==> flow/design.v <==
module day07p1_top ( 
    input logic clk_i,
    input logic rst_ni,
    input logic valid_i,
    input logic field_i,
    input logic eol_i,
    output logic [15:0] result_o,
    output logic ready_o
);
typedef enum logic [2:0] { 
    Start,
    InitialTachyon,
    ProcessTachyon,
    IdleSplitter,
    ProcessSplitter
} state_t;
state_t state_q, state_d;
logic eol_q, eol_d;
logic field_q, field_d;
logic [15:0] beam_splits_q, beam_splits_d;
logic [7:0] board_width_q, board_width_d;
logic [7:0] index_q, index_d;
logic [149:0] current_state_q, current_state_d;
logic [149:0] next_state_q, next_state_d;
always_comb begin
    state_d = state_q;
    eol_d = eol_q;
    field_d = field_q;
    beam_splits_d = beam_splits_q;
    board_width_d = board_width_q;
    index_d = index_q;
    current_state_d = current_state_q;
    next_state_d = next_state_q;
    case(state_q)
        Start: begin
            state_d = InitialTachyon;
        end
        InitialTachyon, IdleSplitter: begin
            if (valid_i == 1'b1) begin
                state_d = (state_q == InitialTachyon ? ProcessTachyon : ProcessSplitter);
                field_d = eol_i == 1'b0 ? field_i : 1'b0;
                eol_d = eol_i;
            end
        end
        ProcessTachyon: begin
            if(field_q == 1'b1) begin
                current_state_d = current_state_q + (150'b1 << board_width_q);
            end
            if(eol_q == 1'b1) begin
                state_d = IdleSplitter;
            end else begin
                state_d = InitialTachyon;
                board_width_d = board_width_q + 1;
            end
        end
        ProcessSplitter: begin
            if (eol_q == 1'b1) begin
                index_d = 8'b0;
                current_state_d = next_state_q;
                next_state_d = 150'b0;
            end else begin
                if((((current_state_q & (150'b1 << index_q) ) >> index_q ) & ({149'b0, field_q})) == 150'b1) begin
                    if(index_q == 8'b0) begin
                        next_state_d = next_state_q | 150'b10;
                    end else if(index_q == (board_width_q - 1)) begin
                        next_state_d = next_state_q | 150'b10;
                    end else begin
                        next_state_d = next_state_q | (150'b101 << (index_q - 1));
                    end
                    beam_splits_d = beam_splits_q + 1;
                end else if(((current_state_q & (150'b1 << index_q)) >> index_q) == 150'b1) begin
                    next_state_d = next_state_q | (150'b1 << index_q);
                end
                index_d = index_q + 8'b1;
            end
            state_d = IdleSplitter;
        end
        default: begin
            state_d = Start;
            field_d = 1'b0;
            eol_d = 1'b0;
            beam_splits_d = 16'b0;
            board_width_d = 8'b0;
            index_d = 8'b0;
            current_state_d = 150'b0;
            next_state_d = 150'b0;
        end
    endcase
end
always_ff @( posedge clk_i, negedge rst_ni ) begin
    if(rst_ni == 1'b0) begin
        state_q <= Start;
        field_q <= 1'b0;
        eol_q <= 1'b0;
        beam_splits_q <= 16'b0;
        board_width_q <= 8'b0;
        index_q <= 8'b0;
        current_state_q <= 150'b0;
        next_state_q <= 150'b0;
    end else begin
        state_q <= state_d;
        field_q <= field_d;
        eol_q <= eol_d;
        beam_splits_q <= beam_splits_d;
        board_width_q <= board_width_d;
        index_q <= index_d;
        current_state_q <= current_state_d;
        next_state_q <= next_state_d;
    end
end
assign result_o = beam_splits_q;
assign ready_o = (state_q == InitialTachyon || state_q == IdleSplitter);
endmodule
== Step by step through the tools: day07p1_top ==
Tool output for the design above, in the order of the flow.
Lines are those of the file above, counted from 1.
Operators carry their Yosys type and port widths (W data, S select, Z words).
Cell names lack the library's common part.
A cell with - has no value.
Design
  top: day07p1_top
  clock: clk_i
  cell library: sky130hd
  corner: tt_025C_1v80

== Word level ==
Source: Yosys, flattened and elaborated, memories not mapped. Widths are those after wreduce. Registers that Yosys merges into a memory's read port (data or address) are not register bits. Print and check cells do not count. Equal cells are merged and count once.
Cells by class
  $add $sub $neg: 6
  multiply operators: 0
  divide/modulo/power cells: 0
  magnitude comparators: 0
  equal/unequal tests: 16
  shift operators: 4
  mux-type cells: 25
  bitwise gates (word level): 8
  reductions and logical operators: 14
Operators by type and width (count)
  $mux W150: 7
  $pmux W150 S3: 1
  $shl A1 B8 Y150 const A: 2
  $eq A150 B1 Y1 const B: 2
  $or A150 B150 Y150: 2
  $pmux W150 S2: 1
  $and A150 B1 Y150: 1
  $add A150 B150 Y150: 1
  $and A150 B150 Y150: 1
  $shr A150 B8 Y150: 1
  $shl A3 B32 Y150 const A: 1
  $eq A8 B32 Y1: 1
  $pmux W16 S2: 1
  $pmux W8 S2: 2
  $mux W16: 2
  $sub A8 B1 Y9 const B: 2
  $add A16 B1 Y16 const B: 1
  $add A8 B1 Y8 const B: 2
  $mux W8: 2
  $ne A2 B2 Y1 const B: 6
  $ne A4 B4 Y1 const B: 3
  $pmux W3 S4: 1
  $reduce_or A4 Y1: 2
  $logic_not A8 Y1: 1
  $reduce_and A2 Y1: 3
  $eq A3 B2 Y1 const B: 2
  $reduce_and A3 Y1: 2
  $reduce_or A3 Y1: 2
Other operator kinds: 11; their cells: 18.
Word-level totals
  flip-flop bits (word level): 337
  latch bits: 0
  bits in writable memories: 0
  bits in read-only memories: 0
  word width x clocked read ports: 0
  memory cells: 0
  input bits: 5
  output and inout bits: 17
  cells after elaboration: 82

== Logic depth ==
Depth = most cells in a row (Yosys ltp): at word level without a register or memory, in the mapped netlist without a sequential cell, where the memories' decode and read muxes count.
Depth
  depth in word-level cells: 8
  ABC_AREA: 0
  depth in mapped cells: 27
  mapped depth without buffers: 21

== Netlist ==
The flow's flattened synthesis, as Yosys stat reports it; memories are mapped. The netlist is that of the ABC_AREA named above (0 if unset); the other value can give another one.
Mapped netlist
  mapped cells: 4442
  synthesis area: 32527.4 sq um
  sequential area: 8484.4 sq um
  mapped flip-flops: 339
Cells by type (count)
  dfrtp_1: 338
  nor2_1: 668
  a21oi_1: 472
  ha_1: 164
  o21ai_0: 385
  nand2_1: 390
  a221oi_1: 132
  xnor2_1: 121
  clkbuf_1: 246
  nand4_1: 138
  nand3_1: 138
  xor2_1: 62
  a21o_1: 64
  a22oi_1: 56
  and3_1: 58
  nor3_1: 71
  o21bai_1: 45
  buf_2: 63
Other cell types: 95; their cells: 831.

== Worst setup path after synthesis ==
OpenSTA on the mapped netlist: ideal clock, no wires. The path of least setup slack (recovery checks aside). Input and output delay are each 20% of the period. Register names are those of the netlist, which keeps one name where synthesis merged equal registers.
Path post-synthesis
  kind: register to register
  start: reg index_q[0]
  end: reg beam_splits_q[15]
  period: 6.0 ns
  library setup time: 0.118 ns
  arrival: 5.014 ns
  setup slack: 0.867 ns
  delay of the path: 5.132 ns
  driving pins on the path: 24
  buffers on the path: 9
  synthesis period reached: 5.133 ns
"delay of the path" is the arrival time less input delay plus setup time.
"driving pins on the path" counts driving pins, that of a launching flip-flop among them; a cell with two outputs on the path counts twice.
"synthesis period reached" = period - worst setup slack (recovery checks aside). The figure is calculated, with input and output delays left at 20% of the set period.
The rows between start and end are the longest chain of elaborated cells between them; the timing report does not say that the signal goes this way. Where chains are equally long, one stands for them.
A line is the first line of the expression or statement that the cell stems from. Yosys adds cells for indexed reads and writes and turns some case tables into memories.
Between the ends, post-synthesis
  cell sequence: dfrtp_1 buf_2 buf_4 inv_1 buf_2 buf_2 buf_1 buf_1 ha_1 clkbuf_1 clkbuf_1 a41oi_1 a2111o_1 a311o_1 nor4_4 nor2_1 nor4_2 o21ai_2 or2_1 buf_2 nor3_2 nand3_1 xnor2_1 and2b_1
  length of the longest elaborated chain: 8
  elaborated cells between the ends (all ways): 10
  classes of those cells: eq/ne (2); shift (2); mux (3); logic (2); reduce/logical (1)
RTL lines, path post-synthesis
  from (decl): line 22  | logic [7:0] index_q, index_d;
  from (assign): line 97  | index_q <= 8'b0;
  from (assign): line 106  | index_q <= index_d;
  $shl A1 B8 Y150: line 62  | if((((current_state_q & (150'b1 << index_q) ) >> index_q ) & ({149'b0, field_q})) == 150'b1) begin
  $and A150 B150 Y150: line 62
  $shr A150 B8 Y150: line 62
  $and A150 B1 Y150: line 62
  $eq A150 B1 Y1: line 62
  $mux W16: line 62
  $mux W16: line 57  | if (eol_q == 1'b1) begin
  $pmux W16 S2: line 34  | case(state_q)
  to (assign): line 95  | beam_splits_q <= 16'b0;
  to (assign): line 104  | beam_splits_q <= beam_splits_d;
  to (decl): line 20  | logic [15:0] beam_splits_q, beam_splits_d;

== Timing after layout ==
From the final timing report of run A: the path of least setup slack in the routed layout; clock arrival at registers is part of the times.
Path post-layout
  kind: register to register
  start: reg index_q[1]
  end: reg next_state_q[15]
  period: 6.0 ns
  library setup time: 0.09 ns
  arrival: 6.33 ns
  setup slack: 0.19 ns
  driving pins on the path: 20
  buffers on the path: 3
The rows between start and end are the longest chain of elaborated cells between them; the timing report does not say that the signal goes this way. Where chains are equally long, one stands for them.
Between the ends, post-layout
  cell sequence: dfrtp_4 inv_2 ha_1 and4b_1 nand2_1 a31oi_1 or4_1 a2111oi_2 buf_4 a2111oi_0 a41oi_1 nand2_1 nand2_1 inv_1 nand2_1 buf_4 nor3_2 buf_4 a22oi_1 o21ai_0
  length of the longest elaborated chain: 8
  elaborated cells between the ends (all ways): 22
  classes of those cells: add/sub (1); eq/ne (6); shift (3); mux (6); logic (4); reduce/logical (2)
RTL lines, path post-layout
  from (decl): line 22  | logic [7:0] index_q, index_d;
  from (assign): line 97  | index_q <= 8'b0;
  from (assign): line 106  | index_q <= index_d;
  $sub A8 B1 Y9: line 68  | next_state_d = next_state_q | (150'b101 << (index_q - 1));
  $shl A3 B32 Y150: line 68
  $or A150 B150 Y150: line 68
  $mux W150: line 65  | end else if(index_q == (board_width_q - 1)) begin
  $mux W150: line 63  | if(index_q == 8'b0) begin
  $mux W150: line 62  | if((((current_state_q & (150'b1 << index_q) ) >> index_q ) & ({149'b0, field_q})) == 150'b1) begin
  $mux W150: line 57  | if (eol_q == 1'b1) begin
  $pmux W150 S2: line 34  | case(state_q)
  to (assign): line 99  | next_state_q <= 150'b0;
  to (assign): line 108  | next_state_q <= next_state_d;
  to (decl): line 24  | logic [149:0] next_state_q, next_state_d;

Memo
Re: implementation data of day07p1_top

Top module day07p1_top; platform sky130hd; tools Yosys and OpenROAD; 4 stored runs in no particular order. Input and output delays are each 20% of the period that was set; the output load is 0.01 pF.
"achieved clock period" = clock period - worst setup slack. The figure is calculated, with input and output delays left at 20% of the set period.
"worst setup path time": the worst setup path's part of the clock period (all of it between registers, 20% less for each end at a port) less its slack. A launch clock that arrives late makes it longer, a capture clock that arrives late makes it shorter.
"power": no workload was simulated; the value follows from the tool's default switching activity.

Run A
==> flow/run.sh <==
#!/bin/bash
# the make line also repeats the synthesis and layout settings of config.mk as NAME=value (left out here)
make -C /OpenROAD-flow-scripts/flow DESIGN_CONFIG=/design/flow/config.mk WORK_HOME=/design/flow/orfs CLKGATE_MAP_FILE= finish
==> flow/config.mk <==
export PLATFORM = sky130hd
export DESIGN_NAME = day07p1_top
export DESIGN_NICKNAME = day07p1_top
export VERILOG_FILES = /design/flow/design.v
export SDC_FILE = /design/flow/constraint.sdc
export NUM_CORES = 4
export LEC_CHECK = 0
export CAP_MARGIN = 20
export CORE_MARGIN = 2
export CORE_UTILIZATION = 40
export SLEW_MARGIN = 20
==> flow/constraint.sdc <==
create_clock -name core_clock -period 6.0 [get_ports {clk_i}]
set_input_delay 1.2000 -clock core_clock [delete_from_list [all_inputs] [get_ports {clk_i}]]
set_output_delay 1.2000 -clock core_clock [all_outputs]
set_load 0.01 [all_outputs]

==> results of run A <==
chip area after synthesis (Yosys): 32527.4 sq um
die area: 83616.4 sq um
utilization: 0.46
worst setup slack after layout: 0.191 ns
total negative slack: 0.000 ns
power: 11.534 mW
achieved clock period: 5.809 ns
worst setup path time: 5.81 ns
worst setup path kind: register to register

Run B
==> flow/run.sh <==
#!/bin/bash
# the make line also repeats the synthesis and layout settings of config.mk as NAME=value (left out here)
make -C /OpenROAD-flow-scripts/flow DESIGN_CONFIG=/design/flow/config.mk WORK_HOME=/design/flow/orfs CLKGATE_MAP_FILE= finish
==> flow/config.mk <==
export PLATFORM = sky130hd
export DESIGN_NAME = day07p1_top
export DESIGN_NICKNAME = day07p1_top
export VERILOG_FILES = /design/flow/design.v
export SDC_FILE = /design/flow/constraint.sdc
export NUM_CORES = 4
export LEC_CHECK = 0
export ABC_AREA = 1
export CAP_MARGIN = 0
export CELL_PAD_IN_SITES_DETAIL_PLACEMENT = 1
export CELL_PAD_IN_SITES_GLOBAL_PLACEMENT = 3
export CORE_MARGIN = 2
export CORE_UTILIZATION = 48
export CTS_CLUSTER_DIAMETER = 104
export CTS_CLUSTER_SIZE = 87
export GPL_ROUTABILITY_DRIVEN = 0
export GPL_TIMING_DRIVEN = 0
export MIN_ROUTING_LAYER = met2
export SLEW_MARGIN = 20
export TNS_END_PERCENT = 55
==> flow/constraint.sdc <==
create_clock -name core_clock -period 6.0 [get_ports {clk_i}]
set_input_delay 1.2000 -clock core_clock [delete_from_list [all_inputs] [get_ports {clk_i}]]
set_output_delay 1.2000 -clock core_clock [all_outputs]
set_load 0.01 [all_outputs]

==> results of run B <==
did not finish, placement stopped with GPL-0301

Run C
==> flow/run.sh <==
#!/bin/bash
# the make line also repeats the synthesis and layout settings of config.mk as NAME=value (left out here)
make -C /OpenROAD-flow-scripts/flow DESIGN_CONFIG=/design/flow/config.mk WORK_HOME=/design/flow/orfs CLKGATE_MAP_FILE= finish
==> flow/config.mk <==
export PLATFORM = sky130hd
export DESIGN_NAME = day07p1_top
export DESIGN_NICKNAME = day07p1_top
export VERILOG_FILES = /design/flow/design.v
export SDC_FILE = /design/flow/constraint.sdc
export NUM_CORES = 4
export LEC_CHECK = 0
export ABC_AREA = 1
export CAP_MARGIN = 30
export CELL_PAD_IN_SITES_DETAIL_PLACEMENT = 2
export CORE_ASPECT_RATIO = 0.66
export CORE_MARGIN = 10
export CORE_UTILIZATION = 40
export CTS_CLUSTER_DIAMETER = 61
export CTS_CLUSTER_SIZE = 30
export GPL_ROUTABILITY_DRIVEN = 0
export HOLD_SLACK_MARGIN = 0.21
export MAX_ROUTING_LAYER = met4
export MIN_ROUTING_LAYER = met2
export PLACE_DENSITY_LB_ADDON = 0.28
export SLEW_MARGIN = 10
export TNS_END_PERCENT = 35
==> flow/constraint.sdc <==
create_clock -name core_clock -period 3.48 [get_ports {clk_i}]
set_input_delay 0.6960 -clock core_clock [delete_from_list [all_inputs] [get_ports {clk_i}]]
set_output_delay 0.6960 -clock core_clock [all_outputs]
set_load 0.01 [all_outputs]

==> results of run C <==
did not finish, placement stopped with DPL-0033

Run D
==> flow/run.sh <==
#!/bin/bash
# the make line also repeats the synthesis and layout settings of config.mk as NAME=value (left out here)
make -C /OpenROAD-flow-scripts/flow DESIGN_CONFIG=/design/flow/config.mk WORK_HOME=/design/flow/orfs CLKGATE_MAP_FILE= finish
==> flow/config.mk <==
export PLATFORM = sky130hd
export DESIGN_NAME = day07p1_top
export DESIGN_NICKNAME = day07p1_top
export VERILOG_FILES = /design/flow/design.v
export SDC_FILE = /design/flow/constraint.sdc
export NUM_CORES = 4
export LEC_CHECK = 0
export ABC_AREA = 1
export CAP_MARGIN = 0
export CELL_PAD_IN_SITES_DETAIL_PLACEMENT = 2
export CORE_MARGIN = 2
export CORE_UTILIZATION = 19
export CTS_CLUSTER_DIAMETER = 104
export CTS_CLUSTER_SIZE = 87
export GPL_ROUTABILITY_DRIVEN = 0
export GPL_TIMING_DRIVEN = 0
export MIN_ROUTING_LAYER = met2
export SLEW_MARGIN = 20
export TNS_END_PERCENT = 40
==> flow/constraint.sdc <==
create_clock -name core_clock -period 6.0 [get_ports {clk_i}]
set_input_delay 1.2000 -clock core_clock [delete_from_list [all_inputs] [get_ports {clk_i}]]
set_output_delay 1.2000 -clock core_clock [all_outputs]
set_load 0.01 [all_outputs]

==> results of run D <==
did not finish, routing stopped with GRT-0116
